==> flow/design.v <==
module control_unit(
    input clk, rst,
    output reg a_sel, b_sel, PP1_CE, PP2_CE, add, PR_CE, PI_CE
);
    parameter S1 = 3'b001,
              S2 = 3'b010,
              S3 = 3'b011,
              S4 = 3'b100,
              S5 = 3'b101;
    reg [2:0] state, next;
    always @(posedge clk or posedge rst) begin
        if (rst)
            state <= S1;
        else
            state <= next;
    end
    always @(*) begin
        next = S1;
        PP1_CE = 0;
        PP2_CE = 0;
        add = 0;
        PR_CE = 0;
        PI_CE = 0;
        a_sel = 0;
        b_sel = 0;
        case (state) 
            S1: begin
					if(!rst)
                next = S2;
                PP1_CE = 1;
            end
            S2: begin
                next = S3;
                a_sel = 1;
                b_sel = 1;					 
                PP2_CE = 1;
            end
            S3: begin
                next = S4;
                b_sel = 1;
                PP1_CE = 1;					
                add = 1;
                PR_CE = 1;
            end
            S4: begin
                next = S5;
                a_sel = 1;
                PP2_CE = 1;
            end
            S5: begin
                next = S1;
                PI_CE = 1;
            end
        endcase
    end
endmodule
module datapath(
    input clk, rst,
    input a_sel, b_sel, PP1_CE, PP2_CE, add, PR_CE, PI_CE,
    input [11:0] ar, ai, br, bi,
    output reg [23:0] Pr, Pi
);
    wire [11:0] a_mux, b_mux;
    reg [23:0] PP1, PP2, PPs;
    wire [23:0] pro;
    assign a_mux = a_sel ? ai : ar;
    assign b_mux = b_sel ? bi : br;
    assign pro = a_mux * b_mux;  
    always @(posedge clk or posedge rst) begin
        if (rst) begin
            PP1 <= 0;
            PP2 <= 0;
        end else begin
            if (PP1_CE) 
                PP1 <= pro;
            if (PP2_CE) 
                PP2 <= pro;
        end
    end
    always @(*) begin
        if (!add)
            PPs = PP1 + PP2;
        else
            PPs = PP1 - PP2;
    end
    always @(posedge clk or posedge rst) begin
        if (rst) begin
            Pr <= 0;
            Pi <= 0;
        end else begin
            if (PR_CE) 
                Pr <= PPs;
            if (PI_CE) 
                Pi <= PPs;
        end
    end
endmodule
module top(
    input rst, clk,
    input [11:0] ar, ai, br, bi,
    output [23:0] Pi, Pr
);
    wire PP1_CE, PP2_CE, a_sel, b_sel, add, PI_CE, PR_CE;
    control_unit uut1(
        .clk(clk),
        .rst(rst),
        .a_sel(a_sel),
        .b_sel(b_sel),
        .PP1_CE(PP1_CE),
        .PP2_CE(PP2_CE),
        .add(add),
        .PR_CE(PR_CE),
        .PI_CE(PI_CE)
    );
    datapath uut2(
        .clk(clk),
        .rst(rst),
        .a_sel(a_sel),
        .b_sel(b_sel),
        .PP1_CE(PP1_CE),
        .PP2_CE(PP2_CE),
        .add(add),
        .PR_CE(PR_CE),
        .PI_CE(PI_CE),
        .ar(ar),
        .ai(ai),
        .br(br),
        .bi(bi),
        .Pr(Pr),
        .Pi(Pi)
    );
endmodule
Memo
Re: synthesis data of top

Reports on top
Each step is given for the RTL above and for the edited RTL.
Lines under "before" count in the file above, lines under "after" in the edited file.
"change": "after" minus "before" as printed here. "rel. change": 100 x difference / "before".
Operators carry their Yosys type and port widths (W data, S select, Z words).
Not given: --

set-up
  design top = top
  clock input = clk
  library = sky130hd
  library corner = tt_025C_1v80

Diff
The edit as a unified diff against the file above.
The edit is scripted: it alters the design's behaviour and was not made to optimise anything.

begin of diff
@@ -113,4 +113,6 @@
         .PI_CE(PI_CE)
     );
+    wire [23:0] Pi_p, Pi_n;
+    wire [23:0] Pr_p, Pr_n;
     datapath uut2(
         .clk(clk),
@@ -127,6 +129,11 @@
         .br(br),
         .bi(bi),
-        .Pr(Pr),
-        .Pi(Pi)
+        .Pr(Pr_p),
+        .Pi(Pi_p)
     );
+    datapath uut2_2 (.clk(clk), .rst(rst), .a_sel(a_sel), .b_sel(b_sel), .PP1_CE(PP1_CE),
+        .PP2_CE(PP2_CE), .add(add), .PR_CE(PR_CE), .PI_CE(PI_CE), .ar(~ar), .ai(ai), .br(br), .bi(bi),
+        .Pr(Pr_n), .Pi(Pi_n));
+    assign Pi = Pi_p ^ Pi_n;
+    assign Pr = Pr_p ^ Pr_n;
 endmodule
end of diff

Word-level counts
Source: Yosys, flattened and elaborated, memories not mapped. Widths are those after wreduce; folded enables and synchronous resets count as part of the registers. Registers that Yosys merges into a memory's read port (data or address) are not register bits. Print and check cells do not count. Equal cells are merged and count once.

word-level totals
  item                         before  after  change  rel. change (%)
  flip-flop bits (word level)  99      195    +96     +96.97
  output and inout bits        48      48     0       0.00
  cells after elaboration      26      38     +12     +46.15

operators by class
  item                   before  after  change  rel. change (%)
  add/sub/neg operators  2       4      +2      +100.00
  multiply operators     1       2      +1      +100.00
  eq/ne operators        5       5      0       0.00
  multiplexer cells      10      12     +2      +20.00
  bitwise logic cells    0       3      +3      --
  reduce/logical cells   3       3      0       0.00

operators with widths
  cell                  before  after  change  rel. change (%)
  $xor A24 B24 Y24      0       2      +2      --
  $mux W12              2       3      +1      +50.00
  $add A24 B24 Y24      1       2      +1      +100.00
  $mul A12 B12 Y24      1       2      +1      +100.00
  $mux W24              1       2      +1      +100.00
  $sub A24 B24 Y24      1       2      +1      +100.00
  $not A12 Y12          0       1      +1      --
  $mux W1               5       5      0       0.00
  $reduce_or A2 Y1      3       3      0       0.00
  $eq A3 B2 Y1 const B  2       2      0       0.00
  $eq A3 B3 Y1 const B  2       2      0       0.00
  $eq A3 B1 Y1 const B  1       1      0       0.00
  $mux W2               1       1      0       0.00
  $pmux W3 S4           1       1      0       0.00

Logic depth
Depth = most cells in a row (Yosys ltp): at word level without a register or memory, in the mapped netlist without a sequential cell, where the memories' decode and read muxes count.

logic depth
  item                           before  after  change  rel. change (%)
  depth after elaboration        5       5      0       0.00
  ABC_AREA                       0       0      --      --
  gate-level depth with buffers  26      25     -1      -3.85
  depth with buffers taken out   22      24     +2      +9.09

After synthesis
The flow's flattened synthesis, as Yosys stat reports it; memories are mapped. The netlist is that of the ABC_AREA named above (0 if unset); the other value can give another one.

mapped netlist
  item                                 before     after      change      rel. change (%)
  cell count                           1213       2329       +1116       +92.00
  synthesis area (sq mm)               0.0105714  0.0205284  +0.0099570  +94.19
  sequential part of the area (sq mm)  0.0025287  0.004931   +0.0024023  +95.00
  mapped flip-flops                    101        197        +96         +95.05
  buffer cells                         39         80         +41         +105.13

cell types
  cell type                  before  after  change  rel. change (%)
  sky130_fd_sc_hd__nand2_1   222     425    +203    +91.44
  sky130_fd_sc_hd__inv_1     159     302    +143    +89.94
  sky130_fd_sc_hd__nor2_1    96      207    +111    +115.62
  sky130_fd_sc_hd__fa_1      101     202    +101    +100.00
  sky130_fd_sc_hd__dfrtp_1   100     196    +96     +96.00
  sky130_fd_sc_hd__ha_1      86      172    +86     +100.00
  sky130_fd_sc_hd__xor2_1    11      69     +58     +527.27
  sky130_fd_sc_hd__xnor2_1   41      92     +51     +124.39
  sky130_fd_sc_hd__mux2_2    50      89     +39     +78.00
  sky130_fd_sc_hd__clkbuf_1  32      67     +35     +109.38
  sky130_fd_sc_hd__a21oi_1   78      100    +22     +28.21
  sky130_fd_sc_hd__o21ai_0   39      59     +20     +51.28
  sky130_fd_sc_hd__a21o_1    10      23     +13     +130.00
  sky130_fd_sc_hd__o21a_1    11      23     +12     +109.09
  sky130_fd_sc_hd__nand3_1   10      22     +12     +120.00
  sky130_fd_sc_hd__a31oi_1   3       15     +12     +400.00
  sky130_fd_sc_hd__nor3_1    20      31     +11     +55.00
  sky130_fd_sc_hd__nand2b_1  9       18     +9      +100.00

Not every row of either side is listed.
The figures by module come from a second, unflattened synthesis with its own total; it is not the netlist above.

second synthesis, totals
  item                                  before     after      change      rel. change (%)
  cells (unflattened synthesis)         1114       2351       +1237       +111.04
  area (unflattened synthesis) (sq mm)  0.0105188  0.0217584  +0.0112396  +106.85

Rows give one instance, submodules left out.

modules, before
  module        instances  cells  area (sq mm)  seq. area (sq mm)
  datapath      1          1101   0.0103412     0.0024023
  control_unit  1          13     0.0001777     0.0001264
  top           1          0      0             0

modules, after
  module        instances  cells  area (sq mm)  seq. area (sq mm)
  datapath      2          1139   0.0105576     0.0024023
  top           1          60     0.0004654     0
  control_unit  1          13     0.0001777     0.0001264

Path before layout
OpenSTA on the mapped netlist: ideal clock, no wires. The path of least setup slack (recovery checks aside). Input and output delay are each 20% of the period. Register names are those of the netlist, which keeps one name where synthesis merged equal registers.

timing post-synthesis
  item                           before                   after                    change  rel. change (%)
  path kind                      input port to flip-flop  input port to flip-flop  --      --
  start point                    input br[4]              input br[7]              --      --
  end point                      register uut2.PP2[16]    register uut2.PP1[22]    --      --
  period (ps)                    7000                     7000                     0       0.00
  external input delay (ps)      1400                     1400                     0       0.00
  setup time (ps)                135                      69                       -66     --
  time at the first pin (ps)     1400                     1400                     0       0.00
  arrival (ps)                   6260                     6718                     +458    +7.32
  setup slack (ps)               605                      213                      -392    --
  delay of the path (ps)         4995                     5387                     +392    +7.85
  stages                         20                       20                       0       0.00
  buffers on the path            2                        1                        -1      -50.00
  synthesis period reached (ps)  6395                     6787                     +392    +6.13

"delay of the path" = arrival - input delay + setup time.
"stages": output pins that drive a net of the path, with the launching flip-flop's if there is one; two outputs of one cell count as two.
"synthesis period reached" is the clock period less the worst setup slack; recovery checks do not enter. This is arithmetic on one report: input and output delays are still those of the set period (20% each).
The rows between start and end are the longest chain of elaborated cells between them; the timing report does not say that the signal goes this way. Where chains are equally long, one stands for them.
A line is the first line of the expression or statement that the cell stems from. Yosys adds cells for indexed reads and writes and turns some case tables into memories.

on the way, post-synthesis, before
  cell sequence = sky130_fd_sc_hd__mux2_2 > sky130_fd_sc_hd__clkbuf_1 > sky130_fd_sc_hd__nand2_1 > sky130_fd_sc_hd__fa_1 > sky130_fd_sc_hd__inv_1 > sky130_fd_sc_hd__fa_1 > sky130_fd_sc_hd__fa_1 > sky130_fd_sc_hd__fa_1 > sky130_fd_sc_hd__inv_1 > sky130_fd_sc_hd__fa_1 > sky130_fd_sc_hd__inv_1 > sky130_fd_sc_hd__ha_1 > sky130_fd_sc_hd__clkbuf_1 > sky130_fd_sc_hd__a21oi_1 > sky130_fd_sc_hd__nand2_1 > sky130_fd_sc_hd__a21o_1 > sky130_fd_sc_hd__or3_1 > sky130_fd_sc_hd__o21ai_0 > sky130_fd_sc_hd__xor2_1 > sky130_fd_sc_hd__o21ai_0
  length of the longest elaborated chain = 2
  elaborated cells between the ends (all ways) = 2
  RTL lines with such cells = 2
  classes of those cells = mul (1); mux (1)

RTL lines, path post-synthesis, before
  item              line  source
  start, declared   100   input [11:0] ar, ai, br, bi,
  $mux W12          67    assign b_mux = b_sel ? bi : br;
  $mul A12 B12 Y24  68    assign pro = a_mux * b_mux;
  end, assigned     72    PP2 <= 0;
  end, assigned     77    PP2 <= pro;
  end, declared     64    reg [23:0] PP1, PP2, PPs;

on the way, post-synthesis, after
  cell sequence = sky130_fd_sc_hd__mux2i_1 > sky130_fd_sc_hd__clkbuf_1 > sky130_fd_sc_hd__nor2_1 > sky130_fd_sc_hd__fa_1 > sky130_fd_sc_hd__inv_1 > sky130_fd_sc_hd__fa_1 > sky130_fd_sc_hd__inv_1 > sky130_fd_sc_hd__fa_1 > sky130_fd_sc_hd__fa_1 > sky130_fd_sc_hd__inv_1 > sky130_fd_sc_hd__fa_1 > sky130_fd_sc_hd__inv_1 > sky130_fd_sc_hd__ha_1 > sky130_fd_sc_hd__a21o_1 > sky130_fd_sc_hd__a21o_1 > sky130_fd_sc_hd__o211ai_2 > sky130_fd_sc_hd__a21oi_1 > sky130_fd_sc_hd__o41a_1 > sky130_fd_sc_hd__or4b_2 > sky130_fd_sc_hd__nand3_1
  length of the longest elaborated chain = 2
  elaborated cells between the ends (all ways) = 2
  RTL lines with such cells = 2
  classes of those cells = mul (1); mux (1)

RTL lines, path post-synthesis, after
  item              line  source
  start, declared   100   input [11:0] ar, ai, br, bi,
  $mux W12          67    assign b_mux = b_sel ? bi : br;
  $mul A12 B12 Y24  68    assign pro = a_mux * b_mux;
  end, assigned     71    PP1 <= 0;
  end, assigned     75    PP1 <= pro;
  end, declared     64    reg [23:0] PP1, PP2, PPs;

Worst path after layout
From the final timing report of each run of pair A: the path of least setup slack in the routed layout; clock arrival at registers is part of the times.
The report prints the path's times to 10 ps; the period is as set.

timing after layout
  item                        before                   after                    change  rel. change (%)
  path kind                   input port to flip-flop  input port to flip-flop  --      --
  start point                 input ar[4]              input ar[6]              --      --
  end point                   register uut2.PP1[19]    register uut2.PP2[22]    --      --
  period (ps)                 6620                     6620                     0       0.00
  external input delay (ps)   1320                     1320                     0       0.00
  setup time (ps)             110                      60                       -50     --
  time at the first pin (ps)  1320                     1320                     0       0.00
  arrival (ps)                6590                     6990                     +400    +6.07
  setup slack (ps)            270                      20                       -250    --
  stages                      22                       19                       -3      -13.64
  buffers on the path         4                        2                        -2      -50.00

The rows between start and end are the longest chain of elaborated cells between them; the timing report does not say that the signal goes this way. Where chains are equally long, one stands for them.

on the way, after layout, before
  cell sequence = sky130_fd_sc_hd__clkdlybuf4s50_1 > sky130_fd_sc_hd__nand2_1 > sky130_fd_sc_hd__nand2_1 > sky130_fd_sc_hd__nand2_1 > sky130_fd_sc_hd__fa_1 > sky130_fd_sc_hd__fa_1 > sky130_fd_sc_hd__inv_1 > sky130_fd_sc_hd__fa_1 > sky130_fd_sc_hd__fa_1 > sky130_fd_sc_hd__inv_1 > sky130_fd_sc_hd__fa_1 > sky130_fd_sc_hd__inv_1 > sky130_fd_sc_hd__ha_1 > sky130_fd_sc_hd__o21a_1 > sky130_fd_sc_hd__o31ai_1 > sky130_fd_sc_hd__buf_4 > sky130_fd_sc_hd__o311ai_1 > sky130_fd_sc_hd__buf_4 > sky130_fd_sc_hd__a21o_1 > sky130_fd_sc_hd__xor2_1 > sky130_fd_sc_hd__buf_4 > sky130_fd_sc_hd__mux2_2
  length of the longest elaborated chain = 2
  elaborated cells between the ends (all ways) = 2
  RTL lines with such cells = 2
  classes of those cells = mul (1); mux (1)

RTL lines, path after layout, before
  item              line  source
  start, declared   100   input [11:0] ar, ai, br, bi,
  $mux W12          66    assign a_mux = a_sel ? ai : ar;
  $mul A12 B12 Y24  68    assign pro = a_mux * b_mux;
  end, assigned     71    PP1 <= 0;
  end, assigned     75    PP1 <= pro;
  end, declared     64    reg [23:0] PP1, PP2, PPs;

on the way, after layout, after
  cell sequence = sky130_fd_sc_hd__clkdlybuf4s50_1 > sky130_fd_sc_hd__nand2_1 > sky130_fd_sc_hd__and2_1 > sky130_fd_sc_hd__buf_4 > sky130_fd_sc_hd__nor2_1 > sky130_fd_sc_hd__fa_1 > sky130_fd_sc_hd__fa_1 > sky130_fd_sc_hd__fa_1 > sky130_fd_sc_hd__fa_1 > sky130_fd_sc_hd__inv_1 > sky130_fd_sc_hd__fa_1 > sky130_fd_sc_hd__inv_1 > sky130_fd_sc_hd__ha_1 > sky130_fd_sc_hd__a21o_1 > sky130_fd_sc_hd__o211ai_2 > sky130_fd_sc_hd__a21oi_2 > sky130_fd_sc_hd__o41a_1 > sky130_fd_sc_hd__or4b_2 > sky130_fd_sc_hd__nand3_1
  length of the longest elaborated chain = 2
  elaborated cells between the ends (all ways) = 2
  RTL lines with such cells = 2
  classes of those cells = mul (1); mux (1)

RTL lines, path after layout, after
  item              line  source
  start, declared   100   input [11:0] ar, ai, br, bi,
  $mux W12          66    assign a_mux = a_sel ? ai : ar;
  $mul A12 B12 Y24  68    assign pro = a_mux * b_mux;
  end, assigned     72    PP2 <= 0;
  end, assigned     77    PP2 <= pro;
  end, declared     64    reg [23:0] PP1, PP2, PPs;

Flow runs
Both versions went through the flow (Yosys, OpenROAD) with the same settings in each pair. Constraints: input delay and output delay 20% of the set period each, output load 0.01 pF.

flow settings, pair A
  period_ns = 6.62
  CAP_MARGIN = 20
  CORE_MARGIN = 2
  CORE_UTILIZATION = 40
  SLEW_MARGIN = 20

results, pair A
  item                                       before     after      change      rel. change (%)
  chip area after synthesis (Yosys) (sq mm)  0.0105714  0.0205284  +0.0099570  +94.19
  area of the die (sq mm)                    0.0277456  0.0531487  +0.0254031  +91.56
  standard-cell area after layout (sq mm)    0.0128561  0.0247825  +0.0119264  +92.77
  utilization of the finished layout         0.495      0.486      -0.009      --
  worst slack on setup checks (ps)           273        23         -250        --
  summed negative setup slack (ps)           0          0          0           --
  final worst hold slack (ps)                460        459        -1          --
  period achieved (ps)                       6347       6597       +250        +3.94

flow settings, pair B
  CELL_PAD_IN_SITES_GLOBAL_PLACEMENT = 1
  CORE_UTILIZATION = 40
  CTS_CLUSTER_SIZE = 100
  GPL_ROUTABILITY_DRIVEN = 1
  HOLD_SLACK_MARGIN = 0.23
  PLACE_DENSITY_LB_ADDON = 0.29
  SETUP_SLACK_MARGIN = 0.48
  SLEW_MARGIN = 5
  period_ns = 9.29
  CAP_MARGIN = 20
  CORE_MARGIN = 2

results, pair B
  item                                       before     after      change      rel. change (%)
  chip area after synthesis (Yosys) (sq mm)  0.0105714  0.0205284  +0.0099570  +94.19
  area of the die (sq mm)                    0.0277456  0.0531487  +0.0254031  +91.56
  standard-cell area after layout (sq mm)    0.0121792  0.0228769  +0.0106977  +87.84
  utilization of the finished layout         0.469      0.449      -0.020      --
  worst slack on setup checks (ps)           1896       1797       -99         --
  summed negative setup slack (ps)           0          0          0           --
  final worst hold slack (ps)                460        479        +19         --
  period achieved (ps)                       7394       7493       +99         +1.34

"period achieved" is the run's clock period less its worst setup slack. It is reckoned from that one timing run; input and output delays stay at 20% of the period that was set.
